==> flow/design.v <==
`timescale 1ns/1ns
module alu(
    input wire [15:0] a, b,
    input wire [3:0] alu_op,
    output reg [15:0] alu_result,
    output  wire zero
);
    always @(*) begin
    case (alu_op)
        4'b0000: alu_result = a + b;
        4'b0001: alu_result = a - b;
        4'b0010: alu_result = a & b;
        4'b0011 : alu_result = a | b;
        4'b0100: alu_result = a ^ b;
        4'b0101: alu_result = ($signed(a) < $signed(b)) ? 16'd1 : 16'd0;
        default : alu_result = 16'd0;
    endcase
end
    assign zero = (alu_result == 16'd0);
endmodule
module control(
    input wire [3:0] opcode,
    input wire is_nop,
    output reg reg_write,
    output reg alu_src,
    output reg mem_read,
    output reg mem_write,
    output reg mem_to_reg,
    output reg branch,
    output reg branch_ne,
    output reg jump,
    output reg halt,
    output reg [3:0] alu_op
);
    always @(*) begin
        reg_write = 0; alu_src = 0;
        mem_read = 0; mem_write = 0; mem_to_reg = 0;
        branch = 0; branch_ne = 0; jump = 0;
        halt = 0;
        alu_op = 4'b0000;
        if (is_nop) begin
        end else case (opcode)
            4'h0  : begin reg_write=1; alu_op=4'b0000; end
            4'h1  : begin reg_write=1; alu_op=4'b0001; end
            4'h2  : begin reg_write=1; alu_op=4'b0010; end
            4'h3   : begin reg_write=1; alu_op=4'b0011; end
            4'h4  : begin reg_write=1; alu_op=4'b0100; end
            4'h5  : begin reg_write=1; alu_op=4'b0101; end
            4'h6 : begin reg_write=1; alu_src=1; end
            4'h7 : begin reg_write=1; alu_src=1; alu_op=4'b0010; end
            4'h8  : begin reg_write=1; alu_src=1; alu_op=4'b0011; end
            4'h9 : begin reg_write=1; alu_src=1; alu_op=4'b0100; end
            4'hA   : begin reg_write=1; alu_src=1; mem_read=1; mem_to_reg=1; end
            4'hB   : begin alu_src=1; mem_write=1; end
            4'hC  : begin branch=1; alu_op=4'b0001; end
            4'hD  : begin branch_ne=1; alu_op=4'b0001; end
            4'hE : begin jump=1; end
            4'hF : begin halt=1; end
        endcase
    end
endmodule
`timescale 1ns/1ns
module regfile(
    input wire clk,
    input wire rst,
    input wire reg_write,
    input wire [3:0] rs1,
    input wire [3:0] rs2,
    input wire [3:0] rd,
    input wire [15:0] rd_data,
    output wire [15:0] rs1_data,
    output wire [15:0] rs2_data
);
    reg [15:0] regs [0:15];
    integer i;
    always @(posedge clk or posedge rst) begin
        if (rst) begin
            for (i = 0; i < 16; i = i + 1)
                regs[i] <= 16'd0;
        end 
        else if (reg_write && rd != 4'd0) begin
            regs[rd] <= rd_data;
        end
    end
    wire [15:0] rs1_raw = (rs1 == 4'd0) ? 16'd0 : regs[rs1];
    wire [15:0] rs2_raw = (rs2 == 4'd0) ? 16'd0 : regs[rs2];
    assign rs1_data = (reg_write && (rd == rs1) && (rd != 4'd0)) ? rd_data : rs1_raw;
    assign rs2_data = (reg_write && (rd == rs2) && (rd != 4'd0)) ? rd_data : rs2_raw;
endmodule
`timescale 1ns/1ns
module hazard_unit (
    input wire [3:0] ifid_rs1,
    input wire [3:0] ifid_rs2,
    input wire [3:0] idex_rd,
    input wire idex_mem_read,
    output reg pc_write,       
    output reg ifid_write,     
    output reg idex_flush      
);
    always @(*) begin
        pc_write = 1'b1;
        ifid_write = 1'b1;
        idex_flush = 1'b0;
        if (idex_mem_read &&
            (idex_rd != 4'd0) &&
            ((idex_rd == ifid_rs1) || (idex_rd == ifid_rs2))) begin
            pc_write = 1'b0;       
            ifid_write = 1'b0;     
            idex_flush = 1'b1;     
        end
    end
endmodule
`timescale 1ns/1ns
module forwarding_unit (
    input wire [3:0] idex_rs1,
    input wire [3:0] idex_rs2,
    input wire exmem_reg_write,
    input wire exmem_mem_to_reg,
    input wire [3:0] exmem_rd,
    input wire memwb_reg_write,
    input wire [3:0] memwb_rd,
    input wire wb_reg_write,
    input wire [3:0] wb_rd,
    output reg [1:0] forward_a,     
    output reg [1:0] forward_b      
);
    always @(*) begin
        forward_a = 2'b00;
        forward_b = 2'b00;
        if (exmem_reg_write && !exmem_mem_to_reg &&
            exmem_rd != 4'd0 &&
            exmem_rd == idex_rs1) begin
            forward_a = 2'b10;
        end
        else if (memwb_reg_write && memwb_rd != 4'd0 &&
                 !(exmem_reg_write && !exmem_mem_to_reg && exmem_rd == idex_rs1) &&
                 memwb_rd == idex_rs1) begin
            forward_a = 2'b01;
        end
        else if (wb_reg_write && wb_rd != 4'd0 && wb_rd == idex_rs1) begin
            forward_a = 2'b11;
        end
        if (exmem_reg_write && !exmem_mem_to_reg &&
            exmem_rd != 4'd0 &&
            exmem_rd == idex_rs2) begin
            forward_b = 2'b10;
        end
        else if (memwb_reg_write && memwb_rd != 4'd0 &&
                 !(exmem_reg_write && !exmem_mem_to_reg && exmem_rd == idex_rs2) &&
                 memwb_rd == idex_rs2) begin
            forward_b = 2'b01;
        end
        else if (wb_reg_write && wb_rd != 4'd0 && wb_rd == idex_rs2) begin
            forward_b = 2'b11;
        end
    end
endmodule
`timescale 1ns/1ns
module pipe_if_id (
    input wire clk,
    input wire rst,
    input wire stall,            
    input wire flush,            
    input wire [15:0] if_pc,
    input wire [15:0] if_instr,
    output reg [15:0] id_pc,
    output reg [15:0] id_instr
);
    always @(posedge clk or posedge rst) begin
        if (rst) begin
            id_pc <= 16'd0;
            id_instr <= 16'h0000;
        end
        else if (flush) begin
            id_pc <= 16'd0;
            id_instr <= 16'h0000;   
        end 
        else if (!stall) begin
            id_pc <= if_pc;
            id_instr <= if_instr;
        end
    end
endmodule
`timescale 1ns/1ns
module pipe_id_ex (
    input wire clk,
    input wire rst,
    input wire flush,
    input wire [15:0] id_pc,
    input wire [15:0] id_rs1_data,
    input wire [15:0] id_rs2_data,
    input wire [15:0] id_imm,
    input wire [3:0] id_rs1,
    input wire [3:0] id_rs2,
    input wire [3:0] id_rd,
    input wire [3:0] id_alu_op,
    input wire id_reg_write,
    input wire id_alu_src,
    input wire id_mem_read,
    input wire id_mem_write,
    input wire id_mem_to_reg,
    input wire id_branch,
    input wire id_branch_ne,
    output reg [15:0] ex_pc,
    output reg [15:0] ex_rs1_data,
    output reg [15:0] ex_rs2_data,
    output reg [15:0] ex_imm,
    output reg [3:0] ex_rs1,
    output reg [3:0] ex_rs2,
    output reg [3:0] ex_rd,
    output reg [3:0] ex_alu_op,
    output reg ex_reg_write,
    output reg ex_alu_src,
    output reg ex_mem_read,
    output reg ex_mem_write,
    output reg ex_mem_to_reg,
    output reg ex_branch,
    output reg ex_branch_ne
);
    always @(posedge clk or posedge rst) begin
        if (rst) begin
            ex_pc <= 16'd0;
            ex_rs1_data <= 16'd0;
            ex_rs2_data <= 16'd0;
            ex_imm <= 16'd0;
            ex_rs1 <= 4'd0;
            ex_rs2 <= 4'd0;
            ex_rd <= 4'd0;
            ex_alu_op <= 4'd0;
            ex_reg_write <= 1'b0;
            ex_alu_src <= 1'b0;
            ex_mem_read <= 1'b0;
            ex_mem_write <= 1'b0;
            ex_mem_to_reg <= 1'b0;
            ex_branch <= 1'b0;
            ex_branch_ne <= 1'b0;
        end
        else if (flush) begin
            ex_pc <= 16'd0;
            ex_rs1_data <= 16'd0;
            ex_rs2_data <= 16'd0;
            ex_imm <= 16'd0;
            ex_rs1 <= 4'd0;
            ex_rs2 <= 4'd0;
            ex_rd <= 4'd0;
            ex_alu_op <= 4'd0;
            ex_reg_write <= 1'b0;
            ex_alu_src <= 1'b0;
            ex_mem_read <= 1'b0;
            ex_mem_write <= 1'b0;
            ex_mem_to_reg <= 1'b0;
            ex_branch <= 1'b0;
            ex_branch_ne <= 1'b0;
        end
        else begin
            ex_pc <= id_pc;
            ex_rs1_data <= id_rs1_data;
            ex_rs2_data <= id_rs2_data;
            ex_imm <= id_imm;
            ex_rs1 <= id_rs1;
            ex_rs2 <= id_rs2;
            ex_rd <= id_rd;
            ex_alu_op <= id_alu_op;
            ex_reg_write <= id_reg_write;
            ex_alu_src <= id_alu_src;
            ex_mem_read <= id_mem_read;
            ex_mem_write <= id_mem_write;
            ex_mem_to_reg <= id_mem_to_reg;
            ex_branch <= id_branch;
            ex_branch_ne <= id_branch_ne;
        end
    end
endmodule
`timescale 1ns/1ns
module pipe_ex1_ex2 (
    input wire clk,
    input wire rst,
    input wire flush,            
    input wire [15:0] ex1_alu_result,
    input wire [15:0] ex1_rs2_data,
    input wire [15:0] ex1_branch_target,
    input wire [3:0] ex1_rd,
    input wire ex1_zero,
    input wire ex1_reg_write,
    input wire ex1_mem_read,
    input wire ex1_mem_write,
    input wire ex1_mem_to_reg,
    input wire ex1_branch,
    input wire ex1_branch_ne,
    output reg [15:0] ex2_alu_result,
    output reg [15:0] ex2_rs2_data,
    output reg [15:0] ex2_branch_target,
    output reg [3:0] ex2_rd,
    output reg ex2_zero,
    output reg ex2_reg_write,
    output reg ex2_mem_read,
    output reg ex2_mem_write,
    output reg ex2_mem_to_reg,
    output reg ex2_branch,
    output reg ex2_branch_ne
);
    always @(posedge clk or posedge rst) begin
        if (rst) begin
            ex2_alu_result <= 16'd0;
            ex2_rs2_data <= 16'd0;
            ex2_branch_target <= 16'd0;
            ex2_rd <= 4'd0;
            ex2_zero <= 1'b0;
            ex2_reg_write <= 1'b0;
            ex2_mem_read <= 1'b0;
            ex2_mem_write <= 1'b0;
            ex2_mem_to_reg <= 1'b0;
            ex2_branch <= 1'b0;
            ex2_branch_ne <= 1'b0;
        end 
        else if (flush) begin
            ex2_alu_result <= ex1_alu_result;
            ex2_rs2_data <= ex1_rs2_data;
            ex2_branch_target <= ex1_branch_target;
            ex2_rd <= ex1_rd;
            ex2_zero <= ex1_zero;
            ex2_reg_write <= 1'b0;
            ex2_mem_read <= 1'b0;
            ex2_mem_write <= 1'b0;
            ex2_mem_to_reg <= 1'b0;
            ex2_branch <= 1'b0;
            ex2_branch_ne <= 1'b0;
        end
        else begin
            ex2_alu_result <= ex1_alu_result;
            ex2_rs2_data <= ex1_rs2_data;
            ex2_branch_target <= ex1_branch_target;
            ex2_rd <= ex1_rd;
            ex2_zero <= ex1_zero;
            ex2_reg_write <= ex1_reg_write;
            ex2_mem_read <= ex1_mem_read;
            ex2_mem_write <= ex1_mem_write;
            ex2_mem_to_reg <= ex1_mem_to_reg;
            ex2_branch <= ex1_branch;
            ex2_branch_ne <= ex1_branch_ne;
        end
    end
endmodule
`timescale 1ns/1ns
module pipe_ex2_mem (
    input wire clk,
    input wire rst,
    input wire flush_mem,        
    input wire [15:0] ex2_alu_result,
    input wire [15:0] ex2_rs2_data,
    input wire [3:0]  ex2_rd,
    input wire [15:0] ex2_branch_target,
    input wire ex2_zero,
    input wire ex2_reg_write,
    input wire ex2_mem_read,
    input wire ex2_mem_write,
    input wire ex2_mem_to_reg,
    input wire ex2_branch,
    input wire ex2_branch_ne,
    output reg [15:0] mem_alu_result,
    output reg [15:0] mem_rs2_data,
    output reg [3:0]  mem_rd,
    output reg [15:0] mem_branch_target,
    output reg mem_zero,
    output reg mem_reg_write,
    output reg mem_mem_read,
    output reg mem_mem_write,
    output reg mem_mem_to_reg,
    output reg mem_branch,
    output reg mem_branch_ne
);
    always @(posedge clk or posedge rst) begin
        if (rst) begin
            mem_alu_result    <= 16'd0;
            mem_rs2_data      <= 16'd0;
            mem_rd            <= 4'd0;
            mem_branch_target <= 16'd0;
            mem_zero          <= 1'b0;
            mem_reg_write     <= 1'b0;
            mem_mem_read      <= 1'b0;
            mem_mem_write     <= 1'b0;
            mem_mem_to_reg    <= 1'b0;
            mem_branch        <= 1'b0;
            mem_branch_ne     <= 1'b0;
        end 
        else if (flush_mem) begin
            mem_alu_result    <= 16'd0;
            mem_rs2_data      <= 16'd0;
            mem_rd            <= 4'd0;
            mem_branch_target <= 16'd0;
            mem_zero          <= 1'b0;
            mem_reg_write     <= 1'b0;
            mem_mem_read      <= 1'b0;
            mem_mem_write     <= 1'b0;
            mem_mem_to_reg    <= 1'b0;
            mem_branch        <= 1'b0;
            mem_branch_ne     <= 1'b0;
        end 
        else begin
            mem_alu_result    <= ex2_alu_result;
            mem_rs2_data      <= ex2_rs2_data;
            mem_rd            <= ex2_rd;
            mem_branch_target <= ex2_branch_target;
            mem_zero          <= ex2_zero;
            mem_reg_write     <= ex2_reg_write;
            mem_mem_read      <= ex2_mem_read;
            mem_mem_write     <= ex2_mem_write;
            mem_mem_to_reg    <= ex2_mem_to_reg;
            mem_branch        <= ex2_branch;
            mem_branch_ne     <= ex2_branch_ne;
        end
    end
endmodule
`timescale 1ns/1ns
module pipe_mem_wb(
    input wire clk,
    input wire rst,
    input wire flush,           
    input wire mem_to_reg_in,
    input wire reg_write_in,
    input wire [15:0] alu_result_in,
    input wire [15:0] mem_data_in,
    input wire [3:0] rd_in,
    output reg mem_to_reg,
    output reg reg_write,
    output reg [15:0] alu_result,
    output reg [15:0] mem_data,
    output reg [3:0] rd
);
    always @(posedge clk or posedge rst) begin
        if (rst) begin
            mem_to_reg <= 1'b0;
            reg_write  <= 1'b0;
            alu_result <= 16'd0;
            mem_data   <= 16'd0;
            rd         <= 4'd0;
        end
        else if (flush) begin
            mem_to_reg <= 1'b0;
            reg_write  <= 1'b0;
            alu_result <= 16'd0;
            mem_data   <= 16'd0;
            rd         <= 4'd0;
        end
        else begin
            mem_to_reg <= mem_to_reg_in;
            reg_write  <= reg_write_in;
            alu_result <= alu_result_in;
            mem_data   <= mem_data_in;
            rd         <= rd_in;
        end
    end
endmodule
`timescale 1ns/1ns
module if_stage(
    input wire clk,
    input wire rst,
    input wire stall_if,           
    input wire flush_if,           
    input wire halt,               
    input wire branch_taken,       
    input wire [15:0] branch_target,   
    input wire jump_taken,         
    input wire [15:0] jump_target,     
    output wire [7:0] imem_addr,
    input wire [15:0] imem_data,
    output reg [15:0] if_pc,       
    output wire [15:0] if_instr    
);
    assign imem_addr = if_pc[7:0];
    assign if_instr = imem_data;
    always @(posedge clk or posedge rst) begin
        if (rst) begin
            if_pc <= 16'd0;
        end
        else if (branch_taken) begin
            if_pc <= branch_target;
        end
        else if (!stall_if && !halt) begin
            if (jump_taken) begin
                if_pc <= jump_target;
            end
            else begin
                if_pc <= if_pc + 16'd1;
            end
        end
    end
endmodule
`timescale 1ns/1ns
module cpu_top_pipeline (
    input wire clk,
    input wire rst,
    output wire [7:0]  imem_addr,
    input  wire [15:0] imem_data,
    output wire [7:0]  dmem_addr,
    output wire [15:0] dmem_wdata,
    output wire        dmem_we,
    input  wire [15:0] dmem_rdata,
    output wire        halted
);
    wire [15:0] if_pc, if_instr;
    wire if_stall, if_flush;
    wire [15:0] id_pc, id_instr;
    wire [3:0] id_opcode, id_rd, id_rs1, id_rs2;
    wire [15:0] id_rs1_data, id_rs2_data, id_imm;
    wire id_reg_write, id_alu_src, id_mem_read, id_mem_write, id_mem_to_reg;
    wire id_branch, id_branch_ne, id_jump;
    wire [3:0] id_alu_op;
    wire id_halt, id_pc_write;
    wire [15:0] ex1_pc, ex1_rs1_data, ex1_rs2_data, ex1_imm;
    wire [3:0] ex1_rd, ex1_rs1, ex1_rs2, ex1_alu_op;
    wire ex1_reg_write, ex1_alu_src, ex1_mem_read, ex1_mem_write, ex1_mem_to_reg;
    wire ex1_branch, ex1_branch_ne;
    wire [15:0] ex1_alu_result, ex1_branch_target;
    wire ex1_zero;
    wire [1:0] forward_a, forward_b;
    wire [15:0] ex1_rs1_fwd, ex1_rs2_fwd;
    wire [15:0] ex2_alu_result, ex2_rs2_data, ex2_branch_target;
    wire [3:0] ex2_rd;
    wire ex2_reg_write, ex2_mem_read, ex2_mem_write, ex2_mem_to_reg;
    wire ex2_branch, ex2_branch_ne, ex2_zero;
    wire [15:0] mem_alu_result, mem_rs2_data, mem_read_data, mem_branch_target;
    wire [3:0] mem_rd;
    wire mem_reg_write, mem_mem_read, mem_mem_write, mem_mem_to_reg;
    wire mem_branch, mem_branch_ne, mem_zero;
    wire [15:0] wb_alu_result, wb_mem_data, wb_write_data;
    wire [3:0] wb_rd;
    wire wb_reg_write, wb_mem_to_reg;
    wire stall_signal, flush_signal;
    wire branch_taken, jump_taken;
    wire [15:0] jump_target;
    wire ifid_write_en;
    reg fetch_stop;
    reg halt_ex1, halt_ex2, halt_mem, halt_wb;
    wire id_halt_go;
    assign halted = halt_wb;
    always @(posedge clk or posedge rst) begin
        if (rst) begin
            fetch_stop <= 1'b0;
            halt_ex1 <= 1'b0;
            halt_ex2 <= 1'b0;
            halt_mem <= 1'b0;
            halt_wb <= 1'b0;
        end
        else begin
            if (branch_taken)
                fetch_stop <= 1'b0;
            else if (id_halt_go)
                fetch_stop <= 1'b1;
            halt_ex1 <= id_halt_go;
            halt_ex2 <= halt_ex1 && !branch_taken;
            halt_mem <= halt_ex2;
            halt_wb <= halt_wb || halt_mem;
        end
    end
    hazard_unit u_hazard (
        .ifid_rs1(id_rs1),
        .ifid_rs2(id_rs2),
        .idex_rd(ex1_rd),
        .idex_mem_read(ex1_mem_read),
        .pc_write(id_pc_write),
        .ifid_write(ifid_write_en),
        .idex_flush(flush_signal)
    );
    assign stall_signal = ~ifid_write_en;
    assign jump_taken = id_jump && !stall_signal && !branch_taken && !fetch_stop;
    assign id_halt_go = id_halt && !stall_signal && !branch_taken && !fetch_stop;
    assign jump_target = {{4{id_instr[11]}}, id_instr[11:0]};   
    assign branch_taken = (ex2_branch && ex2_zero) || (ex2_branch_ne && !ex2_zero);
    assign if_flush = branch_taken || jump_taken || id_halt_go || fetch_stop;
    if_stage u_if (
        .clk(clk),
        .rst(rst),
        .stall_if(stall_signal),
        .flush_if(if_flush),
        .halt(fetch_stop || id_halt_go),
        .branch_taken(branch_taken),
        .branch_target(ex2_branch_target),
        .jump_taken(jump_taken),
        .jump_target(jump_target),
        .imem_addr(imem_addr),
        .imem_data(imem_data),
        .if_pc(if_pc),
        .if_instr(if_instr)
    );
    pipe_if_id u_if_id (
        .clk(clk),
        .rst(rst),
        .stall(stall_signal),
        .flush(if_flush),
        .if_pc(if_pc),
        .if_instr(if_instr),
        .id_pc(id_pc),
        .id_instr(id_instr)
    );
    assign id_opcode = id_instr[15:12];
    assign id_rd = id_instr[11:8];
    assign id_rs1 = id_instr[7:4];
    assign id_rs2 = id_instr[3:0];
    assign id_imm = {{12{id_instr[3]}}, id_instr[3:0]};   
    control u_ctrl (
        .opcode(id_opcode),
        .is_nop(id_instr == 16'h0000),
        .reg_write(id_reg_write),
        .alu_src(id_alu_src),
        .mem_read(id_mem_read),
        .mem_write(id_mem_write),
        .mem_to_reg(id_mem_to_reg),
        .branch(id_branch),
        .branch_ne(id_branch_ne),
        .jump(id_jump),
        .alu_op(id_alu_op),
        .halt(id_halt)
    );
    regfile u_rf (
        .clk(clk),
        .rst(rst),
        .reg_write(wb_reg_write),
        .rs1(id_rs1),
        .rs2(id_rs2),
        .rd(wb_rd),
        .rd_data(wb_write_data),
        .rs1_data(id_rs1_data),
        .rs2_data(id_rs2_data)
    );
    pipe_id_ex u_id_ex (
        .clk(clk),
        .rst(rst),
        .flush(flush_signal || if_flush),
        .id_pc(id_pc),
        .id_rs1(id_rs1),
        .id_rs2(id_rs2),
        .id_rd(id_rd),
        .id_rs1_data(id_rs1_data),
        .id_rs2_data(id_rs2_data),
        .id_imm(id_imm),
        .id_alu_op(id_alu_op),
        .id_reg_write(id_reg_write),
        .id_alu_src(id_alu_src),
        .id_mem_read(id_mem_read),
        .id_mem_write(id_mem_write),
        .id_mem_to_reg(id_mem_to_reg),
        .id_branch(id_branch),
        .id_branch_ne(id_branch_ne),
        .ex_pc(ex1_pc),
        .ex_rs1(ex1_rs1),
        .ex_rs2(ex1_rs2),
        .ex_rd(ex1_rd),
        .ex_rs1_data(ex1_rs1_data),
        .ex_rs2_data(ex1_rs2_data),
        .ex_imm(ex1_imm),
        .ex_alu_op(ex1_alu_op),
        .ex_reg_write(ex1_reg_write),
        .ex_alu_src(ex1_alu_src),
        .ex_mem_read(ex1_mem_read),
        .ex_mem_write(ex1_mem_write),
        .ex_mem_to_reg(ex1_mem_to_reg),
        .ex_branch(ex1_branch),
        .ex_branch_ne(ex1_branch_ne)
    );
    forwarding_unit u_fwd (
        .idex_rs1(ex1_rs1),
        .idex_rs2(ex1_rs2),
        .exmem_reg_write(ex2_reg_write),
        .exmem_mem_to_reg(ex2_mem_to_reg),
        .exmem_rd(ex2_rd),
        .memwb_reg_write(mem_reg_write),
        .memwb_rd(mem_rd),
        .wb_reg_write(wb_reg_write),
        .wb_rd(wb_rd),
        .forward_a(forward_a),
        .forward_b(forward_b)
    );
    wire [15:0] mem_fwd_data = mem_mem_to_reg ? mem_read_data : mem_alu_result;
    assign ex1_rs1_fwd = (forward_a == 2'b10) ? ex2_alu_result :
                         (forward_a == 2'b01) ? mem_fwd_data : 
                         (forward_a == 2'b11) ? wb_write_data :
                         ex1_rs1_data;
    assign ex1_rs2_fwd = (forward_b == 2'b10) ? ex2_alu_result :
                         (forward_b == 2'b01) ? mem_fwd_data : 
                         (forward_b == 2'b11) ? wb_write_data :
                         ex1_rs2_data;
    wire [15:0] alu_input_b = ex1_alu_src ? ex1_imm : ex1_rs2_fwd;
    alu u_alu (
        .a(ex1_rs1_fwd),
        .b(alu_input_b),
        .alu_op(ex1_alu_op),
        .alu_result(ex1_alu_result),
        .zero(ex1_zero)
    );
    assign ex1_branch_target = ex1_pc + ex1_imm;
    pipe_ex1_ex2 u_ex1_ex2 (
        .clk(clk),
        .rst(rst),
        .flush(branch_taken),
        .ex1_alu_result(ex1_alu_result),
        .ex1_rs2_data(ex1_rs2_fwd),
        .ex1_rd(ex1_rd),
        .ex1_branch_target(ex1_branch_target),
        .ex1_zero(ex1_zero),
        .ex1_reg_write(ex1_reg_write),
        .ex1_mem_read(ex1_mem_read),
        .ex1_mem_write(ex1_mem_write),
        .ex1_mem_to_reg(ex1_mem_to_reg),
        .ex1_branch(ex1_branch),
        .ex1_branch_ne(ex1_branch_ne),
        .ex2_alu_result(ex2_alu_result),
        .ex2_rs2_data(ex2_rs2_data),
        .ex2_rd(ex2_rd),
        .ex2_branch_target(ex2_branch_target),
        .ex2_zero(ex2_zero),
        .ex2_reg_write(ex2_reg_write),
        .ex2_mem_read(ex2_mem_read),
        .ex2_mem_write(ex2_mem_write),
        .ex2_mem_to_reg(ex2_mem_to_reg),
        .ex2_branch(ex2_branch),
        .ex2_branch_ne(ex2_branch_ne)
    );
    pipe_ex2_mem u_ex2_mem (
        .clk(clk),
        .rst(rst),
        .flush_mem(1'b0),
        .ex2_alu_result(ex2_alu_result),
        .ex2_rs2_data(ex2_rs2_data),
        .ex2_rd(ex2_rd),
        .ex2_branch_target(ex2_branch_target),
        .ex2_reg_write(ex2_reg_write),
        .ex2_mem_read(ex2_mem_read),
        .ex2_mem_write(ex2_mem_write),
        .ex2_mem_to_reg(ex2_mem_to_reg),
        .ex2_branch(ex2_branch),
        .ex2_branch_ne(ex2_branch_ne),
        .ex2_zero(ex2_zero),
        .mem_alu_result(mem_alu_result),
        .mem_rs2_data(mem_rs2_data),
        .mem_rd(mem_rd),
        .mem_branch_target(mem_branch_target),
        .mem_reg_write(mem_reg_write),
        .mem_mem_read(mem_mem_read),
        .mem_mem_write(mem_mem_write),
        .mem_mem_to_reg(mem_mem_to_reg),
        .mem_branch(mem_branch),
        .mem_branch_ne(mem_branch_ne),
        .mem_zero(mem_zero)
    );
    assign dmem_addr = mem_alu_result[7:0];
    assign dmem_wdata = mem_rs2_data;
    assign dmem_we = mem_mem_write;
    assign mem_read_data = dmem_rdata;
    pipe_mem_wb u_mem_wb (
        .clk(clk),
        .rst(rst),
        .flush(1'b0),
        .mem_to_reg_in(mem_mem_to_reg),
        .reg_write_in(mem_reg_write),
        .alu_result_in(mem_alu_result),
        .mem_data_in(mem_read_data),
        .rd_in(mem_rd),
        .mem_to_reg(wb_mem_to_reg),
        .reg_write(wb_reg_write),
        .alu_result(wb_alu_result),
        .mem_data(wb_mem_data),
        .rd(wb_rd)
    );
    assign wb_write_data = wb_mem_to_reg ? wb_mem_data : wb_alu_result;
endmodule
* Tool chain data of cpu_top_pipeline
Tool output for the design above before and after an edit, in the order of the flow. Lines under "before" count in the file above, lines under "after" in the edited file. "change" is "after" less "before", of the values as shown. Operators carry their Yosys type and port widths (W data, S select, Z words). Cell names lack the library's common part. A cell with - has no value.
Set-up: design top cpu_top_pipeline, clock input clk, cell library sky130hd, corner tt_025C_1v80

* The edit
The edit as a unified diff against the file above. This change comes from a script, not from a designer. The edited design behaves differently; no optimisation was intended.
begin of diff
@@ -673,8 +673,5 @@
     );
     wire [15:0] mem_fwd_data = mem_mem_to_reg ? mem_read_data : mem_alu_result;
-    assign ex1_rs1_fwd = (forward_a == 2'b10) ? ex2_alu_result :
-                         (forward_a == 2'b01) ? mem_fwd_data : 
-                         (forward_a == 2'b11) ? wb_write_data :
-                         ex1_rs1_data;
+    assign ex1_rs1_fwd = ex2_alu_result;
     assign ex1_rs2_fwd = (forward_b == 2'b10) ? ex2_alu_result :
                          (forward_b == 2'b01) ? mem_fwd_data : 
end of diff

* Word level
Counts by Yosys on the flattened word-level netlist (proc, flatten, opt, wreduce). Print and check cells are left out. Cells with the same type and inputs are merged into one. Yosys's memory passes give these memory sizes; they may raise the number of words (mostly to a power of two), join words into wider ones and drop unused or constant bits.
Cells by class:
- add/subtract/negate cells | before 4, after 4, change 0
- mux-type cells | before 64, after 53, change -11
- reduce/logical cells | before 72, after 63, change -9
- bitwise operators | before 3, after 3, change 0
- equal/unequal tests | before 67, after 45, change -22
- magnitude comparators | before 1, after 1, change 0
Operators by type and width:
- $eq A4 B4 Y1 const B | before 24, after 16, change -8
- $logic_and A1 B1 Y1 | before 30, after 23, change -7
- $mux W16 | before 24, after 18, change -6
- $eq A4 B3 Y1 const B | before 14, after 10, change -4
- $eq A4 B4 Y1 | before 10, after 6, change -4
- $mux W2 | before 6, after 3, change -3
- $eq A4 B2 Y1 const B | before 8, after 6, change -2
- $eq A2 B2 Y1 const B | before 4, after 2, change -2
- $logic_not A1 Y1 | before 8, after 7, change -1
- $mux W4 | before 5, after 4, change -1
- $eq A4 B1 Y1 const B | before 4, after 3, change -1
- $logic_not A4 Y1 | before 3, after 2, change -1
- $eq A2 B1 Y1 const B | before 2, after 1, change -1
- $pmux W16 S15 | before 2, after 1, change -1
- $mux W1 | before 26, after 26, change 0
- $reduce_and A2 Y1 | before 15, after 15, change 0
- $logic_or A1 B1 Y1 | before 8, after 8, change 0
- $reduce_bool A4 Y1 | before 4, after 4, change 0
- $add A16 B16 Y16 | before 2, after 2, change 0
- $logic_not A16 Y1 | before 2, after 2, change 0
- $reduce_bool A2 Y1 | before 2, after 2, change 0
- $add A16 B1 Y16 const B | before 1, after 1, change 0
- $and A16 B16 Y16 | before 1, after 1, change 0
- $lt A16 B16 Y1 | before 1, after 1, change 0
- $ne A2 B2 Y1 const B | before 1, after 1, change 0
- $or A16 B16 Y16 | before 1, after 1, change 0
- $pmux W16 S6 | before 1, after 1, change 0
- $sub A16 B16 Y16 | before 1, after 1, change 0
- $xor A16 B16 Y16 | before 1, after 1, change 0
Bit counts:
- cells after elaboration | before 271, after 227, change -44
- memory bits (read-only) | before 192, after 192, change 0
- memories kept | before 1, after 1, change 0
- output and inout bits | before 34, after 34, change 0
- register bits | before 515, after 495, change -20
Memories:
- words x width with read and write ports | before 16 x 12 bit 1R0W, after 16 x 12 bit 1R0W

* Longest topological paths
Yosys ltp: most cells in a row. Word level: on the elaborated netlist, between registers, memories and ports. Mapped: between sequential cells and ports; inverters and the memories' decode and read muxes count.
Logic depth:
- word-level depth | before 17, after 17, change 0
- ABC_AREA | before 0, after 0
- gate-level depth with buffers | before 22, after 20, change -2

* After synthesis
Source: synth_stat.txt of the flow (Yosys; design flattened, memories mapped). It holds for the ABC_AREA given above (unset counts as 0); a run with the other value may have another netlist.
Mapped netlist:
- mapped cells | before 2503, after 2051, change -452
- buffers | before 203, after 153, change -50
- sequential area (um^2) | before 11636.2, after 11135.7, change -500.5
- mapped area (um^2) | before 23506.3, after 20549.7, change -2956.6
- flip-flops | before 465, after 445, change -20
Cell types:
- nor2_1 | before 361, after 265, change -96
- a22oi_1 | before 126, after 55, change -71
- a21oi_1 | before 294, after 250, change -44
- clkbuf_1 | before 167, after 124, change -43
- mux2i_1 | before 25, after 67, change +42
- a211oi_1 | before 41, after 11, change -30
- nand3_1 | before 37, after 14, change -23
- dfrtp_1 | before 465, after 445, change -20
- o21ai_0 | before 157, after 141, change -16
- nand4_1 | before 23, after 7, change -16
- nand2_1 | before 152, after 137, change -15
- a222oi_1 | before 32, after 17, change -15
- nand2b_1 | before 29, after 17, change -12
- mux2_2 | before 20, after 8, change -12
- inv_1 | before 71, after 60, change -11
- xnor2_1 | before 38, after 27, change -11
- and2_1 | before 29, after 22, change -7
- xor2_1 | before 17, after 11, change -6
The list need not be complete. By module: a second synthesis without flattening, with its own total; a netlist apart from the flattened one above.
Second synthesis, totals:
- cell total of the unflattened synthesis | before 2749, after 2736, change -13
- area total of the unflattened synthesis (um^2) | before 30395.4, after 29990.0, change -405.4
Each row is one instance without its submodules.
By module, before:
- regfile | cells 1306, area 14176.1 um^2, times used 1
- pipe_id_ex | cells 184, area 2791.4 um^2, times used 1
- alu | cells 389, area 2667.6 um^2, times used 1
- cpu_top_pipeline | cells 215, area 2402.3 um^2, times used 1
- pipe_ex2_mem | cells 125, area 1888.1 um^2, times used 1
- pipe_ex1_ex2 | cells 66, area 1517.7 um^2, times used 1
- if_stage | cells 183, area 1476.4 um^2, times used 1
- pipe_mem_wb | cells 81, area 1406.3 um^2, times used 1
- pipe_if_id | cells 104, area 1327.5 um^2, times used 1
- forwarding_unit | cells 48, area 406.6 um^2, times used 1
- control | cells 34, area 203.9 um^2, times used 1
- hazard_unit | cells 14, area 131.4 um^2, times used 1
By module, after:
- regfile | cells 1306, area 14176.1 um^2, times used 1
- pipe_id_ex | cells 184, area 2791.4 um^2, times used 1
- alu | cells 389, area 2667.6 um^2, times used 1
- cpu_top_pipeline | cells 202, area 1996.9 um^2, times used 1
- pipe_ex2_mem | cells 125, area 1888.1 um^2, times used 1
- pipe_ex1_ex2 | cells 66, area 1517.7 um^2, times used 1
- if_stage | cells 183, area 1476.4 um^2, times used 1
- pipe_mem_wb | cells 81, area 1406.3 um^2, times used 1
- pipe_if_id | cells 104, area 1327.5 um^2, times used 1
- forwarding_unit | cells 48, area 406.6 um^2, times used 1
- control | cells 34, area 203.9 um^2, times used 1
- hazard_unit | cells 14, area 131.4 um^2, times used 1

* Timing after synthesis
OpenSTA on the mapped netlist: ideal clock, no wires. The path of least setup slack (recovery checks aside). Input and output delay are each 20% of the period. Register names are those of the netlist, which keeps one name where synthesis merged equal registers.
Timing after synthesis:
- path type | before register to register, after register to register
- start point | before register u_id_ex.ex_imm[14], after register u_id_ex.ex_imm[14]
- end point | before register u_ex1_ex2.ex2_zero, after register u_ex1_ex2.ex2_zero
- buffers on the path | before 2, after 2, change 0
- data required time (ns) | before 5.405, after 5.400, change -0.005
- arrival (ns) | before 4.841, after 4.558, change -0.283
- clock period (ns) | before 5.5, after 5.5, change 0.0
- launch time at the first pin (ns) | before 0.000, after 0.000, change 0.000
- path slack (ns) | before 0.564, after 0.841, change +0.277
- stages | before 21, after 19, change -2
- path delay (ns) | before 4.936, after 4.658, change -0.278
- synthesis period reached (ns) | before 4.936, after 4.659, change -0.277
"path delay" is the arrival time less input delay plus setup time. "stages": output pins that drive a net of the path, with the launching flip-flop's if there is one; two outputs of one cell count as two. "synthesis period reached" = period - worst setup slack (recovery checks aside). The figure is calculated, with input and output delays left at 20% of the set period. The rows between start and end are the longest chain of elaborated cells between them; the timing report does not say that the signal goes this way. Where chains are equally long, one stands for them. Each line given opens the expression or statement behind the cell; cells for indexed reads and writes are added by Yosys, which also makes memories of some case tables. At most two assigning lines are given for a register; there are more.
On the way, after synthesis, before: path through dfrtp_1 -> clkbuf_1 -> inv_1 -> a221o_1 -> nor4_1 -> nand2_1 -> and2_1 -> clkbuf_1 -> a211o_1 -> a31oi_1 -> mux2i_1 -> fa_1 -> nand2b_1 -> a211o_1 -> a21oi_2 -> a311oi_1 -> a221o_1 -> or4_1 -> a2111oi_2 -> nand4b_1 -> nor4b_2, cells in the longest elaborated chain 5, elaborated cells on any way between the ends 10, source lines of those cells 9, classes of those cells 2 x add/sub; 1 x compare; 3 x mux; 3 x logic; 1 x reduce/logical
Ends and longest elaborated chain, after synthesis, before:
- from (decl) | RTL line 207 | output reg [15:0] ex_imm,
- from (assign) | RTL line 225 | ex_imm <= 16'd0;
- from (assign) | RTL line 259 | ex_imm <= id_imm;
- $mux W16 | RTL line 683 | wire [15:0] alu_input_b = ex1_alu_src ? ex1_imm : ex1_rs2_fwd;
- $lt A16 B16 Y1 | RTL line 15 | 4'b0101: alu_result = ($signed(a) < $signed(b)) ? 16'd1 : 16'd0;
- $mux W1 | RTL line 15
- $pmux W16 S6 | RTL line 9 | case (alu_op)
- $logic_not A16 Y1 | RTL line 19 | assign zero = (alu_result == 16'd0);
- to (assign) | RTL line 321 | ex2_zero <= ex1_zero;
- to (assign) | RTL line 334 | ex2_zero <= ex1_zero;
- to (decl) | RTL line 294 | output reg ex2_zero,
On the way, after synthesis, after: path through dfrtp_1 -> clkbuf_1 -> inv_1 -> o2111ai_1 -> a211oi_1 -> nor3_2 -> buf_2 -> mux2i_1 -> mux2i_1 -> o21a_1 -> ha_1 -> or3_4 -> nor2_2 -> o21a_2 -> o211ai_2 -> a211o_1 -> a21o_1 -> or4b_1 -> nor4bb_1, cells in the longest elaborated chain 5, elaborated cells on any way between the ends 10, source lines of those cells 9, classes of those cells 2 x add/sub; 1 x compare; 3 x mux; 3 x logic; 1 x reduce/logical
Ends and longest elaborated chain, after synthesis, after:
- from (decl) | RTL line 207 | output reg [15:0] ex_imm,
- from (assign) | RTL line 225 | ex_imm <= 16'd0;
- from (assign) | RTL line 259 | ex_imm <= id_imm;
- $mux W16 | RTL line 680 | wire [15:0] alu_input_b = ex1_alu_src ? ex1_imm : ex1_rs2_fwd;
- $lt A16 B16 Y1 | RTL line 15 | 4'b0101: alu_result = ($signed(a) < $signed(b)) ? 16'd1 : 16'd0;
- $mux W1 | RTL line 15
- $pmux W16 S6 | RTL line 9 | case (alu_op)
- $logic_not A16 Y1 | RTL line 19 | assign zero = (alu_result == 16'd0);
- to (assign) | RTL line 321 | ex2_zero <= ex1_zero;
- to (assign) | RTL line 334 | ex2_zero <= ex1_zero;
- to (decl) | RTL line 294 | output reg ex2_zero,

* Timing after layout
From the final timing report of each run of pair 1: the path of least setup slack in the routed layout; clock arrival at registers is part of the times.
Timing post-layout:
- path type | before register to register, after register to register
- start point | before register u_id_ex.ex_imm[14], after register u_id_ex.ex_rs2[2]
- end point | before register u_ex1_ex2.ex2_zero, after register u_ex1_ex2.ex2_zero
- buffers on the path | before 0, after 2, change +2
- path slack (ns) | before 0.21, after 0.44, change +0.23
- data required time (ns) | before 5.83, after 5.81, change -0.02
- arrival (ns) | before 5.62, after 5.37, change -0.25
- stages | before 20, after 19, change -1
- clock period (ns) | before 5.31, after 5.31, change 0.00
- launch time at the first pin (ns) | before 0.61, after 0.60, change -0.01
The rows between start and end are the longest chain of elaborated cells between them; the timing report does not say that the signal goes this way. Where chains are equally long, one stands for them. At most two assigning lines are given for a register; there are more.
On the way, post-layout, before: path through dfrtp_1 -> inv_1 -> a221o_1 -> nor4_4 -> nor3_4 -> a211o_1 -> a31oi_1 -> mux2_2 -> ha_1 -> inv_1 -> fa_1 -> nand2b_1 -> a21oi_2 -> o22ai_1 -> nand3b_1 -> or3_1 -> or4_1 -> a2111oi_4 -> nand4b_1 -> nor4b_2, cells in the longest elaborated chain 5, elaborated cells on any way between the ends 10, source lines of those cells 9, classes of those cells 2 x add/sub; 1 x compare; 3 x mux; 3 x logic; 1 x reduce/logical
Ends and longest elaborated chain, post-layout, before:
- from (decl) | RTL line 207 | output reg [15:0] ex_imm,
- from (assign) | RTL line 225 | ex_imm <= 16'd0;
- from (assign) | RTL line 259 | ex_imm <= id_imm;
- $mux W16 | RTL line 683 | wire [15:0] alu_input_b = ex1_alu_src ? ex1_imm : ex1_rs2_fwd;
- $lt A16 B16 Y1 | RTL line 15 | 4'b0101: alu_result = ($signed(a) < $signed(b)) ? 16'd1 : 16'd0;
- $mux W1 | RTL line 15
- $pmux W16 S6 | RTL line 9 | case (alu_op)
- $logic_not A16 Y1 | RTL line 19 | assign zero = (alu_result == 16'd0);
- to (assign) | RTL line 321 | ex2_zero <= ex1_zero;
- to (assign) | RTL line 334 | ex2_zero <= ex1_zero;
- to (decl) | RTL line 294 | output reg ex2_zero,
On the way, post-layout, after: path through dfrtp_1 -> a22oi_1 -> o2111ai_1 -> a211oi_1 -> buf_4 -> nor3_4 -> buf_12 -> a211o_1 -> a31oi_1 -> mux2i_1 -> ha_1 -> o21bai_1 -> a2111oi_4 -> a21oi_1 -> o221ai_1 -> xnor2_1 -> a211o_1 -> nor4_1 -> nor4bb_1, elaborated cells on any way between the ends 28, classes of those cells 2 x add/sub; 1 x compare; 6 x eq/ne; 9 x mux; 3 x logic; 7 x reduce/logical
Ends and longest elaborated chain, post-layout, after:
- from (decl) | RTL line 209 | output reg [3:0] ex_rs2,
- from (assign) | RTL line 227 | ex_rs2 <= 4'd0;
- from (assign) | RTL line 261 | ex_rs2 <= id_rs2;
- to (assign) | RTL line 321 | ex2_zero <= ex1_zero;
- to (assign) | RTL line 334 | ex2_zero <= ex1_zero;
- to (decl) | RTL line 294 | output reg ex2_zero,
after: Chain of elaborated cells between the ends: none given.

* Measured runs
Both versions went through the flow (Yosys, OpenROAD) with the same settings in each pair. Constraints: input delay and output delay 20% of the set period each, output load 0.01 pF.
Flow settings, pair 1: CORE_UTILIZATION 40, PLACE_DENSITY 0.6, period_ns 5.31, CAP_MARGIN 20, CORE_MARGIN 2, SLEW_MARGIN 20
Measured results, pair 1:
- utilization of the finished layout (%) | before 47.2, after 46.7, change -0.5
- summed negative setup slack (ns) | before 0.000, after 0.000, change 0.000
- clock period reached (ns) | before 5.101, after 4.871, change -0.230
- area of the synthesized netlist (um^2) | before 23506.3, after 20549.7, change -2956.6
- setup slack of the worst path (ns) | before 0.209, after 0.439, change +0.230
- worst hold slack after layout (ns) | before 0.341, after 0.339, change -0.002
- die area (um^2) | before 60720.4, after 53204.0, change -7516.4
- standard-cell area of the final layout (um^2) | before 27328.7, after 23844.1, change -3484.6
Flow settings, pair 2: CELL_PAD_IN_SITES_DETAIL_PLACEMENT 0, CELL_PAD_IN_SITES_GLOBAL_PLACEMENT 1, CORE_ASPECT_RATIO 0.88, CORE_UTILIZATION 61, CTS_CLUSTER_SIZE 77, MAX_ROUTING_LAYER met4, PLACE_DENSITY_LB_ADDON 0.18, SETUP_SLACK_MARGIN -0.3, period_ns 4.37, CAP_MARGIN 20, CORE_MARGIN 2, SLEW_MARGIN 20
Measured results, pair 2:
- utilization of the finished layout (%) | before 74.9, after 74.8, change -0.1
- summed negative setup slack (ns) | before -0.887, after -0.398, change +0.489
- clock period reached (ns) | before 4.879, after 4.618, change -0.261
- area of the synthesized netlist (um^2) | before 23506.3, after 20549.7, change -2956.6
- setup slack of the worst path (ns) | before -0.509, after -0.248, change +0.261
- worst hold slack after layout (ns) | before 0.336, after 0.347, change +0.011
- die area (um^2) | before 40124.9, after 35175.2, change -4949.7
- standard-cell area of the final layout (um^2) | before 28488.6, after 24994.0, change -3494.6
"clock period reached" is the run's clock period less its worst setup slack. It is reckoned from that one timing run; input and output delays stay at 20% of the period that was set.
